==> flow/design.v <==
`timescale 1ns / 1ps
module get_conv_target_angle(
input signed [19:0] target_angle,
output reg signed [19:0] target_angle_conv,
output reg [2:0] quadrant_loc
    );
  always@(*)
    begin
        if ((target_angle >{16'd90,4'd0}) && (target_angle <= {16'd180,4'd0})) target_angle_conv = target_angle - {16'd90,4'd0};
        else if ((target_angle >{16'd180,4'd0}) && (target_angle <= {16'd270,4'd0})) target_angle_conv = target_angle - {16'd180,4'd0};
        else if ((target_angle > {16'd270,4'd0}) && (target_angle <= {16'd360,4'd0})) target_angle_conv = target_angle - {16'd360,4'd0};
        else target_angle_conv = target_angle;
    end 
  always@(*)
    begin
        if ((target_angle >{16'd90,4'd0}) && (target_angle <= {16'd180,4'd0})) quadrant_loc = 3'd2;
        else if ((target_angle >{16'd180,4'd0}) && (target_angle <= {16'd270,4'd0})) quadrant_loc = 3'd3;
        else if ((target_angle > {16'd270,4'd0}) && (target_angle <= {16'd360,4'd0})) quadrant_loc = 3'd4;
        else quadrant_loc = 3'd1;
    end    
endmodule
`timescale 1ns / 1ps
module output_mapping(
input signed [19:0] x, 
input signed [19:0] y,
input [2:0] quadrant_loc,
output reg signed [19:0] x_res,
output reg signed [19:0] y_res
    );
always@(*)
    begin
        if (quadrant_loc == 3'd2) x_res = -y;
        else if (quadrant_loc == 3'd3) x_res = -x;
        else  x_res = x; 
    end
 always@(*)
   begin
     if (quadrant_loc == 3'd2)       y_res = x;
     else if (quadrant_loc == 3'd3)  y_res = -y;
     else                            y_res = y; 
   end
endmodule
`timescale 1ns / 1ps
module cordic_sin_cos(clk,rst,target_angle,x_res,y_res);
 input clk,rst;   
 input signed [19:0] target_angle;    
 output reg signed [19:0] x_res;  
 output reg signed [19:0] y_res;  
 wire signed [19:0] x_res_comb;  
 wire signed [19:0] y_res_comb;  
 reg signed [19:0] x [9:0];   
 reg signed [19:0] y [9:0];   
 wire signed[19:0] arc_tan [8:0];   
 reg  signed[19:0] z[8:0];   
 reg  d[8:0];  
 wire signed [19:0] target_angle_conv;   
 wire [2:0] quadrant_loc;  
 assign arc_tan[0] = {{6{1'b0}},10'b0000101101,4'b0000};    
 assign arc_tan[1] = {{6{1'b0}},10'b0000011010,4'b1001};    
 assign arc_tan[2] = {{6{1'b0}},10'b0000001110,4'b0000};    
 assign arc_tan[3] = {{6{1'b0}},10'b0000000111,4'b0010};    
 assign arc_tan[4] = {{6{1'b0}},10'b0000000011,4'b1001};    
 assign arc_tan[5] = {{6{1'b0}},10'b0000000001,4'b1100};    
 assign arc_tan[6] = {{6{1'b0}},10'b0000000000,4'b1110};    
 assign arc_tan[7] = {{6{1'b0}},10'b0000000000,4'b0111};    
 assign arc_tan[8] = {{6{1'b0}},10'b0000000000,4'b0011};    
 get_conv_target_angle conv_angle(.target_angle(target_angle),.target_angle_conv(target_angle_conv),.quadrant_loc(quadrant_loc));
 output_mapping out_map(.x(x[9][19:0]),.y(y[9][19:0]),.quadrant_loc(quadrant_loc),.x_res(x_res_comb),.y_res(y_res_comb));
 always@(posedge clk)
  begin
    if (rst == 0)
       begin
         x_res [19:0]     <= 20'b0;
         y_res [19:0]     <= 20'b0;  
       end 
    else 
       begin
         x_res [19:0] <= x_res_comb;
         y_res [19:0] <= y_res_comb;
       end
  end
 always@(*)
   begin
      x[0] = 20'b00001001101101110001;  
      y[0] = 20'b00000000000000000000;  
      z[0] = target_angle_conv;  
      d[0] = (z[0][19] == 0) ? 1 : 0;   
   end
 always@(*)
   begin
     x[1] = (d[0] == 1) ? (x[0] - y[0]) : (x[0]+y[0]);
     y[1] = (d[0] == 1) ? (y[0] + x[0]) : (y[0]-x[0]);
     z[1] = (d[0] == 1) ? (z[0] - arc_tan[0]) : (z[0]+arc_tan[0]);
     d[1] = (z[1][19] == 0) ? 1 : 0;
     x[2] = (d[1] == 1) ? (x[1] - (y[1]>>>1)) : (x[1]+(y[1]>>>1));
     y[2] = (d[1] == 1) ? (y[1] + (x[1]>>>1)) : (y[1]-(x[1]>>>1));
     z[2] = (d[1] == 1) ? (z[1] - arc_tan[1]) : (z[1]+arc_tan[1]);
     d[2] = (z[2][19] == 0) ? 1 : 0;   
     x[3] = (d[2] == 1) ? (x[2] - (y[2]>>>2)) : (x[2]+(y[2]>>>2));
     y[3] = (d[2] == 1) ? (y[2] + (x[2]>>>2)) : (y[2]-(x[2]>>>2));
     z[3] = (d[2] == 1) ? (z[2] - arc_tan[2]) : (z[2]+arc_tan[2]);
     d[3] = (z[3][19] == 0) ? 1 : 0; 
     x[4] = (d[3] == 1) ? (x[3] - (y[3]>>>3)) : (x[3]+(y[3]>>>3));
     y[4] = (d[3] == 1) ? (y[3] + (x[3]>>>3)) : (y[3]-(x[3]>>>3));
     z[4] = (d[3] == 1) ? (z[3] - arc_tan[3]) : (z[3]+arc_tan[3]);
     d[4] = (z[4][19] == 0) ? 1 : 0; 
     x[5] = (d[4] == 1) ? (x[4] - (y[4]>>>4)) : (x[4]+(y[4]>>>4));
     y[5] = (d[4] == 1) ? (y[4] + (x[4]>>>4)) : (y[4]-(x[4]>>>4));
     z[5] = (d[4] == 1) ? (z[4] - arc_tan[4]) : (z[4]+arc_tan[4]);
     d[5] = (z[5][19] == 0) ? 1 : 0; 
     x[6] = (d[5] == 1) ? (x[5] - (y[5]>>>5)) : (x[5]+(y[5]>>>5));
     y[6] = (d[5] == 1) ? (y[5] + (x[5]>>>5)) : (y[5]-(x[5]>>>5));
     z[6] = (d[5] == 1) ? (z[5] - arc_tan[5]) : (z[5]+arc_tan[5]);
     d[6] = (z[6][19] == 0) ? 1 : 0; 
     x[7] = (d[6] == 1) ? (x[6] - (y[6]>>>6)) : (x[6]+(y[6]>>>6));
     y[7] = (d[6] == 1) ? (y[6] + (x[6]>>>6)) : (y[6]-(x[6]>>>6));
     z[7] = (d[6] == 1) ? (z[6] - arc_tan[6]) : (z[6]+arc_tan[6]);
     d[7] = (z[7][19] == 0) ? 1 : 0; 
     x[8] = (d[7] == 1) ? (x[7] - (y[7]>>>7)) : (x[7]+(y[7]>>>7));
     y[8] = (d[7] == 1) ? (y[7] + (x[7]>>>7)) : (y[7]-(x[7]>>>7));
     z[8] = (d[7] == 1) ? (z[7] - arc_tan[7]) : (z[7]+arc_tan[7]);
     d[8] = (z[8][19] == 0) ? 1 : 0; 
     x[9] = (d[8] == 1) ? (x[8] - (y[8]>>>8)) : (x[8]+(y[8]>>>8));
     y[9] = (d[8] == 1) ? (y[8] + (x[8]>>>8)) : (y[8]-(x[8]>>>8));
     z[9] = (d[8] == 1) ? (z[8] - arc_tan[8]) : (z[8]+arc_tan[8]);
     d[9] = (z[9][19] == 0) ? 1 : 0; 
   end
endmodule
Ticket comment

* From RTL to reports: cordic_sin_cos
Tool output for the design above before and after an edit, in the order of the flow.
"before" refers to lines of the RTL above, "after" to lines of the edited file.
"change": "after" minus "before" as printed here.
Operators carry their Yosys type and port widths (W data, S select, Z words).
Library cell names are shortened.
The mark - stands for no value.
- Top module :: cordic_sin_cos
- Clock :: clk
- Standard-cell library :: sky130hd
- Timing corner :: tt_025C_1v80

* Edit of the RTL
Unified diff, file above to edited file.
A script made this edit. It changes what the design does and was not meant as an optimisation.
#+begin_src diff
@@ -99,5 +99,5 @@
      x[3] = (d[2] == 1) ? (x[2] - (y[2]>>>2)) : (x[2]+(y[2]>>>2));
      y[3] = (d[2] == 1) ? (y[2] + (x[2]>>>2)) : (y[2]-(x[2]>>>2));
-     z[3] = (d[2] == 1) ? (z[2] - arc_tan[2]) : (z[2]+arc_tan[2]);
+     z[3] = (z[2] - arc_tan[2]);
      d[3] = (z[3][19] == 0) ? 1 : 0; 
      x[4] = (d[3] == 1) ? (x[3] - (y[3]>>>3)) : (x[3]+(y[3]>>>3));
#+end_src

* Word level
Counts by Yosys on the flattened word-level netlist (proc, flatten, opt, wreduce). Print and check cells are left out. Cells with the same type and inputs are merged into one.
** Word-level totals
- flip-flop bits (word level) :: before 40, after 40, change 0
- bits of input ports :: before 22, after 22, change 0
- output and inout port bits :: before 40, after 40, change 0
- elaborated cells :: before 110, after 108, change -2
** Operators by class
- add/sub/neg operators :: before 53, after 52, change -1
- $lt $le $gt $ge :: before 6, after 6, change 0
- eq/ne operators :: before 2, after 2, change 0
- mux-type cells :: before 44, after 43, change -1
- reduce/logical cells :: before 3, after 3, change 0
** Operators by type and width
- $mux W20 :: before 32, after 31, change -1
- $add A20 B9 Y20 const B :: before 1, after 0, change -1
- $mux W1 :: before 9, after 9, change 0
- $logic_and A1 B1 Y1 :: before 3, after 3, change 0
- $mux W3 :: before 3, after 3, change 0
- $add A20 B12 Y20 :: before 2, after 2, change 0
- $add A20 B13 Y20 :: before 2, after 2, change 0
- $add A20 B14 Y20 :: before 2, after 2, change 0
- $add A20 B15 Y20 :: before 2, after 2, change 0
- $add A20 B16 Y20 :: before 2, after 2, change 0
- $add A20 B17 Y20 :: before 2, after 2, change 0
- $add A20 B18 Y20 :: before 2, after 2, change 0
- $eq A3 B2 Y1 const B :: before 2, after 2, change 0
- $le A20 B13 Y1 const B :: before 2, after 2, change 0
- $neg A20 Y20 :: before 2, after 2, change 0
- $sub A20 B11 Y20 const B :: before 2, after 2, change 0
- $sub A20 B12 Y20 :: before 2, after 2, change 0
- $sub A20 B13 Y20 :: before 2, after 2, change 0
- $sub A20 B14 Y20 :: before 2, after 2, change 0
- $sub A20 B15 Y20 :: before 2, after 2, change 0
- $sub A20 B16 Y20 :: before 2, after 2, change 0
- $sub A20 B17 Y20 :: before 2, after 2, change 0
- $sub A20 B18 Y20 :: before 2, after 2, change 0
- $add A17 B19 Y20 const A :: before 1, after 1, change 0
- $add A20 B10 Y20 const B :: before 1, after 1, change 0
- $add A20 B11 Y20 const B :: before 1, after 1, change 0
- $add A20 B16 Y20 const B :: before 1, after 1, change 0
- $add A20 B4 Y20 const B :: before 1, after 1, change 0
The list need not be complete.

* Longest topological paths
Depth = most cells in a row (Yosys ltp): at word level without a register or memory, in the mapped netlist without a sequential cell, where the memories' decode and read muxes count.
** Logic depth
- depth after elaboration :: before 26, after 26, change 0
- ABC_AREA :: before 0, after 0
- depth in mapped cells :: before 152, after 133, change -19
- depth with buffers taken out :: before 143, after 125, change -18

* After synthesis
Yosys stat after the flow's synthesis: flattened, memories mapped to cells. It holds for the ABC_AREA given above (unset counts as 0); a run with the other value may have another netlist.
** Mapped netlist
- cell count :: before 3113, after 3094, change -19
- chip area (Yosys) (um^2) :: before 22565.4, after 22602.9, change +37.5
- area of sequential cells (um^2) :: before 800.8, after 800.8, change 0.0
- flip-flops :: before 40, after 40, change 0
- buffers :: before 55, after 58, change +3
** Cells by type
- nand2_1 :: before 212, after 181, change -31
- nor2_1 :: before 272, after 293, change +21
- o211ai_1 :: before 7, after 27, change +20
- o21bai_1 :: before 78, after 59, change -19
- nor2b_1 :: before 57, after 38, change -19
- o21ai_0 :: before 203, after 187, change -16
- xor2_1 :: before 141, after 155, change +14
- ha_1 :: before 408, after 396, change -12
- nor3_1 :: before 73, after 85, change +12
- o21a_1 :: before 71, after 59, change -12
- a31oi_1 :: before 23, after 35, change +12
- xnor2_1 :: before 324, after 313, change -11
- and2_1 :: before 30, after 19, change -11
- or2_2 :: before 17, after 28, change +11
- inv_1 :: before 210, after 201, change -9
- or3_1 :: before 44, after 35, change -9
- a211oi_1 :: before 19, after 28, change +9
- a222oi_1 :: before 10, after 2, change -8
The list need not be complete.
The figures by module come from a second, unflattened synthesis with its own total; it is not the netlist above.
** Second synthesis, totals
- cells (unflattened synthesis) :: before 3291, after 3333, change +42
- area total of the unflattened synthesis (um^2) :: before 24020.5, after 24093.1, change +72.6
Each row is one instance without its submodules.
** By module, before
- cordic_sin_cos :: instances 1, cells 2911, area 21628.2 um^2, seq. area 800.8 um^2
- output_mapping :: instances 1, cells 270, area 1606.5 um^2, seq. area 0.0 um^2
- (name not given) :: instances 1, cells 110, area 785.8 um^2, seq. area 0.0 um^2
** By module, after
- cordic_sin_cos :: instances 1, cells 2953, area 21700.8 um^2, seq. area 800.8 um^2
- output_mapping :: instances 1, cells 270, area 1606.5 um^2, seq. area 0.0 um^2
- (name not given) :: instances 1, cells 110, area 785.8 um^2, seq. area 0.0 um^2

* Worst setup path after synthesis
OpenSTA on the mapped netlist: ideal clock, no wires. The path of least setup slack (recovery checks aside). Input and output delay are each 20% of the period. Register names are those of the netlist, which keeps one name where synthesis merged equal registers.
** Timing post-synthesis
- path kind :: before in2reg, after in2reg
- start :: before input port (no name shown), after input port (no name shown)
- end :: before register x_res[18], after register y_res[19]
- period (ps) :: before 35000, after 35000, change 0
- input delay (ps) :: before 7000, after 7000, change 0
- setup time (ps) :: before 121, after 103, change -18
- time at the first pin (ps) :: before 7000, after 7000, change 0
- data arrival time (ps) :: before 34102, after 32042, change -2060
- data required time (ps) :: before 34879, after 34897, change +18
- setup slack (ps) :: before 777, after 2854, change +2077
- path delay (ps) :: before 27223, after 25145, change -2078
- stages :: before 129, after 112, change -17
- path buffers :: before 12, after 8, change -4
- synthesis period reached (ps) :: before 34223, after 32146, change -2077
"path delay" = arrival - input delay + setup time.
"stages": output pins that drive a net of the path, with the launching flip-flop's if there is one; two outputs of one cell count as two.
"synthesis period reached" is the clock period less the worst setup slack; recovery checks do not enter. This is arithmetic on one report: input and output delays are still those of the set period (20% each).
The rows between start and end are the longest chain of elaborated cells between them; the timing report does not say that the signal goes this way. Where chains are equally long, one stands for them.
A line is the first line of the expression or statement that the cell stems from. Yosys adds cells for indexed reads and writes and turns some case tables into memories.
On the way, post-synthesis, before:
- Cells stage by stage :: buf_4 -> or4_4 -> nor3b_2 -> o211ai_2 -> o2111a_1 -> o21ai_4 -> clkinv_1 -> ha_1 -> a21oi_1 -> o21bai_1 -> a21oi_1 -> o21bai_1 -> a21oi_1 -> o21bai_1 -> a21oi_1 -> o21bai_1 -> a21oi_1 -> o21bai_1 -> [... 93 more ...] -> o21ai_0 -> a21oi_1 -> o21ai_0 -> a21oi_1 -> o21ai_0 -> a21oi_1 -> o21ai_0 -> nand2_1 -> nor2_1 -> nor2_1 -> or4_1 -> nor3_1 -> or3b_2 -> nor3_1 -> nor3b_1 -> xnor2_1 -> a211oi_1 -> nor2b_1
- Length of the longest elaborated chain :: 26
- Elaborated cells between the ends (all ways) :: 106
- Those cells by class :: 53 x add/sub; 6 x compare; 2 x eq/ne; 42 x mux; 3 x reduce/logical
** RTL lines, path post-synthesis, before
- start, declared :: RTL line 46
- $gt A20 B13 Y1 :: RTL line 11
- $logic_and A1 B1 Y1 :: RTL line 11
- $mux W20 :: RTL line 11
- $mux W20 :: RTL line 10
- $mux W20 :: RTL line 9
- $mux W1 :: RTL line 87 : d[0] = (z[0][19] == 0) ? 1 : 0;
- $mux W20 :: RTL line 92 : y[1] = (d[0] == 1) ? (y[0] + x[0]) : (y[0]-x[0]);
- [... 12 more ...]
- $add A20 B13 Y20 :: RTL line 119 : x[8] = (d[7] == 1) ? (x[7] - (y[7]>>>7)) : (x[7]+(y[7]>>>7));
- $mux W20 :: RTL line 119
- $add A20 B12 Y20 :: RTL line 123 : x[9] = (d[8] == 1) ? (x[8] - (y[8]>>>8)) : (x[8]+(y[8]>>>8));
- $mux W20 :: RTL line 123
- $neg A20 Y20 :: RTL line 33 : else if (quadrant_loc == 3'd3) x_res = -x;
- $mux W20 :: RTL line 33
- $mux W20 :: RTL line 32 : if (quadrant_loc == 3'd2) x_res = -y;
- end, assigned :: RTL line 73 : x_res [19:0]     <= 20'b0;
- end, assigned :: RTL line 78 : x_res [19:0] <= x_res_comb;
- end, declared :: RTL line 47 : output reg signed [19:0] x_res;
On the way, post-synthesis, after:
- Cells stage by stage :: inv_1 -> ha_1 -> and3b_1 -> o21ai_0 -> or3_1 -> o22ai_4 -> o21ai_2 -> inv_2 -> ha_1 -> a21oi_1 -> o21bai_1 -> a21oi_1 -> o21bai_1 -> a21oi_1 -> nor2b_1 -> nor2_1 -> nor2_1 -> o21ai_0 -> [... 76 more ...] -> o41a_1 -> a21oi_1 -> xnor2_1 -> or4_1 -> nand2b_1 -> nand2_1 -> xor2_1 -> ha_1 -> a21oi_1 -> xnor2_1 -> or3_1 -> or3_1 -> or3_1 -> nor3_1 -> nand2_1 -> nor4_1 -> xnor2_1 -> a2111oi_2
- Length of the longest elaborated chain :: 26
- Elaborated cells between the ends (all ways) :: 103
- Those cells by class :: 51 x add/sub; 6 x compare; 2 x eq/ne; 41 x mux; 3 x reduce/logical
** RTL lines, path post-synthesis, after
- start, declared :: RTL line 46
- $gt A20 B13 Y1 :: RTL line 11
- $logic_and A1 B1 Y1 :: RTL line 11
- $mux W20 :: RTL line 11
- $mux W20 :: RTL line 10
- $mux W20 :: RTL line 9
- $mux W1 :: RTL line 87 : d[0] = (z[0][19] == 0) ? 1 : 0;
- $mux W20 :: RTL line 92 : y[1] = (d[0] == 1) ? (y[0] + x[0]) : (y[0]-x[0]);
- [... 12 more ...]
- $sub A20 B13 Y20 :: RTL line 120 : y[8] = (d[7] == 1) ? (y[7] + (x[7]>>>7)) : (y[7]-(x[7]>>>7));
- $mux W20 :: RTL line 120
- $sub A20 B12 Y20 :: RTL line 124 : y[9] = (d[8] == 1) ? (y[8] + (x[8]>>>8)) : (y[8]-(x[8]>>>8));
- $mux W20 :: RTL line 124
- $neg A20 Y20 :: RTL line 39 : else if (quadrant_loc == 3'd3)  y_res = -y;
- $mux W20 :: RTL line 39
- $mux W20 :: RTL line 38 : if (quadrant_loc == 3'd2)       y_res = x;
- end, assigned :: RTL line 74 : y_res [19:0]     <= 20'b0;
- end, assigned :: RTL line 79 : y_res [19:0] <= y_res_comb;
- end, declared :: RTL line 48 : output reg signed [19:0] y_res;

* Timing after layout
From the final timing report of the runs of pair 1: the path of least setup slack in the routed layout; clock arrival at registers is part of the times.
The path's times are printed in steps of 10 ps; the period is the one set.
** Timing after layout
- path kind :: before in2reg, after in2reg
- start :: before input port (no name shown), after input port (no name shown)
- end :: before register x_res[19], after register y_res[18]
- period (ps) :: before 33700, after 33700, change 0
- input delay (ps) :: before 6740, after 6740, change 0
- setup time (ps) :: before 60, after 110, change +50
- time at the first pin (ps) :: before 6740, after 6740, change 0
- data arrival time (ps) :: before 32070, after 31940, change -130
- data required time (ps) :: before 33930, after 33870, change -60
- setup slack (ps) :: before 1860, after 1930, change +70
- stages :: before 114, after 104, change -10
- path buffers :: before 2, after 2, change 0
The rows between start and end are the longest chain of elaborated cells between them; the timing report does not say that the signal goes this way. Where chains are equally long, one stands for them.
On the way, after layout, before:
- Cells stage by stage :: clkdlybuf4s50_1 -> or4_4 -> nor3b_2 -> o211ai_2 -> a21o_1 -> nand2_1 -> nand2_1 -> o21ai_0 -> o21ai_0 -> ha_1 -> a21oi_1 -> o21bai_1 -> a21oi_1 -> o21bai_1 -> a21oi_1 -> o21bai_1 -> a21oi_2 -> o21bai_1 -> [... 78 more ...] -> o21ai_0 -> or3b_1 -> o211ai_1 -> and2_1 -> o21ai_0 -> nor2_1 -> nor2_1 -> ha_1 -> inv_1 -> o21bai_1 -> a21oi_1 -> o21bai_1 -> a31oi_1 -> o21a_1 -> or3_1 -> a211o_1 -> a211o_1 -> nand4_1
- Length of the longest elaborated chain :: 26
- Elaborated cells between the ends (all ways) :: 106
- Those cells by class :: 53 x add/sub; 6 x compare; 2 x eq/ne; 42 x mux; 3 x reduce/logical
** RTL lines, path after layout, before
- start, declared :: RTL line 46
- $gt A20 B13 Y1 :: RTL line 11
- $logic_and A1 B1 Y1 :: RTL line 11
- $mux W20 :: RTL line 11
- $mux W20 :: RTL line 10
- $mux W20 :: RTL line 9
- $mux W1 :: RTL line 87 : d[0] = (z[0][19] == 0) ? 1 : 0;
- $mux W20 :: RTL line 92 : y[1] = (d[0] == 1) ? (y[0] + x[0]) : (y[0]-x[0]);
- [... 12 more ...]
- $add A20 B13 Y20 :: RTL line 119 : x[8] = (d[7] == 1) ? (x[7] - (y[7]>>>7)) : (x[7]+(y[7]>>>7));
- $mux W20 :: RTL line 119
- $add A20 B12 Y20 :: RTL line 123 : x[9] = (d[8] == 1) ? (x[8] - (y[8]>>>8)) : (x[8]+(y[8]>>>8));
- $mux W20 :: RTL line 123
- $neg A20 Y20 :: RTL line 33 : else if (quadrant_loc == 3'd3) x_res = -x;
- $mux W20 :: RTL line 33
- $mux W20 :: RTL line 32 : if (quadrant_loc == 3'd2) x_res = -y;
- end, assigned :: RTL line 73 : x_res [19:0]     <= 20'b0;
- end, assigned :: RTL line 78 : x_res [19:0] <= x_res_comb;
- end, declared :: RTL line 47 : output reg signed [19:0] x_res;
On the way, after layout, after:
- Cells stage by stage :: clkdlybuf4s50_1 -> or4_4 -> nor4_4 -> o21ai_2 -> or2_2 -> o221ai_1 -> ha_1 -> a21oi_1 -> o21bai_1 -> a21oi_1 -> o21bai_1 -> a21oi_1 -> nor2b_1 -> nor2_1 -> nor2_1 -> o21ai_0 -> nand2b_1 -> a21oi_1 -> [... 68 more ...] -> or4_1 -> nand2b_1 -> or2_2 -> nor2_1 -> nor2_1 -> xnor2_1 -> ha_1 -> inv_1 -> a21oi_1 -> o21ai_0 -> a21boi_0 -> nor2_1 -> or4_1 -> nor3_1 -> nand3b_1 -> nor3_1 -> xnor2_1 -> o221a_2
- Length of the longest elaborated chain :: 26
- Elaborated cells between the ends (all ways) :: 103
- Those cells by class :: 51 x add/sub; 6 x compare; 2 x eq/ne; 41 x mux; 3 x reduce/logical
** RTL lines, path after layout, after
- start, declared :: RTL line 46
- $gt A20 B13 Y1 :: RTL line 11
- $logic_and A1 B1 Y1 :: RTL line 11
- $mux W20 :: RTL line 11
- $mux W20 :: RTL line 10
- $mux W20 :: RTL line 9
- $mux W1 :: RTL line 87 : d[0] = (z[0][19] == 0) ? 1 : 0;
- $mux W20 :: RTL line 92 : y[1] = (d[0] == 1) ? (y[0] + x[0]) : (y[0]-x[0]);
- [... 12 more ...]
- $sub A20 B13 Y20 :: RTL line 120 : y[8] = (d[7] == 1) ? (y[7] + (x[7]>>>7)) : (y[7]-(x[7]>>>7));
- $mux W20 :: RTL line 120
- $sub A20 B12 Y20 :: RTL line 124 : y[9] = (d[8] == 1) ? (y[8] + (x[8]>>>8)) : (y[8]-(x[8]>>>8));
- $mux W20 :: RTL line 124
- $neg A20 Y20 :: RTL line 39 : else if (quadrant_loc == 3'd3)  y_res = -y;
- $mux W20 :: RTL line 39
- $mux W20 :: RTL line 38 : if (quadrant_loc == 3'd2)       y_res = x;
- end, assigned :: RTL line 74 : y_res [19:0]     <= 20'b0;
- end, assigned :: RTL line 79 : y_res [19:0] <= y_res_comb;
- end, declared :: RTL line 48 : output reg signed [19:0] y_res;

* Flow runs
Runs of the flow (Yosys, OpenROAD) on both versions; the two runs of a pair have the same settings. The constraints put input and output delay at 20% of the set period each and load the outputs with 0.01 pF.
Flow settings, pair 1:
- period_ns :: 33.7
- CAP_MARGIN :: 20
- CORE_MARGIN :: 2
- CORE_UTILIZATION :: 40
- SLEW_MARGIN :: 20
** Measured results, pair 1
- area of the synthesized netlist (um^2) :: before 22565.4, after 22602.9, change +37.5
- area inside the die boundary (um^2) :: before 58329.5, after 58423.7, change +94.2
- standard-cell area after layout (um^2) :: before 24921.4, after 24728.7, change -192.7
- utilization after layout (%) :: before 44.5, after 44.0, change -0.5
- setup slack of the worst path (ps) :: before 1860, after 1930, change +70
- total negative slack on setup checks (ps) :: before 0, after 0, change 0
- worst hold slack after layout (ps) :: before 7298, after 7256, change -42
- clock period reached (ps) :: before 31840, after 31770, change -70
Flow settings, pair 2:
- CAP_MARGIN :: 35
- CELL_PAD_IN_SITES_GLOBAL_PLACEMENT :: 2
- CORE_UTILIZATION :: 37
- CTS_CLUSTER_DIAMETER :: 84
- PLACE_DENSITY_LB_ADDON :: 0.21
- SETUP_SLACK_MARGIN :: 0.31
- SLEW_MARGIN :: 30
- TNS_END_PERCENT :: 80
- period_ns :: 44.8
- CORE_MARGIN :: 2
** Measured results, pair 2
- area of the synthesized netlist (um^2) :: before 22565.4, after 22602.9, change +37.5
- area inside the die boundary (um^2) :: before 62978.4, after 63081.3, change +102.9
- standard-cell area after layout (um^2) :: before 24250.8, after 24338.3, change +87.5
- utilization after layout (%) :: before 40.2, after 40.3, change +0.1
- setup slack of the worst path (ps) :: before 3989, after 6901, change +2912
- total negative slack on setup checks (ps) :: before 0, after 0, change 0
- worst hold slack after layout (ps) :: before 9549, after 9768, change +219
- clock period reached (ps) :: before 40811, after 37899, change -2912
"clock period reached" means the clock period less the worst setup slack. The figure is calculated, with input and output delays left at 20% of the set period.
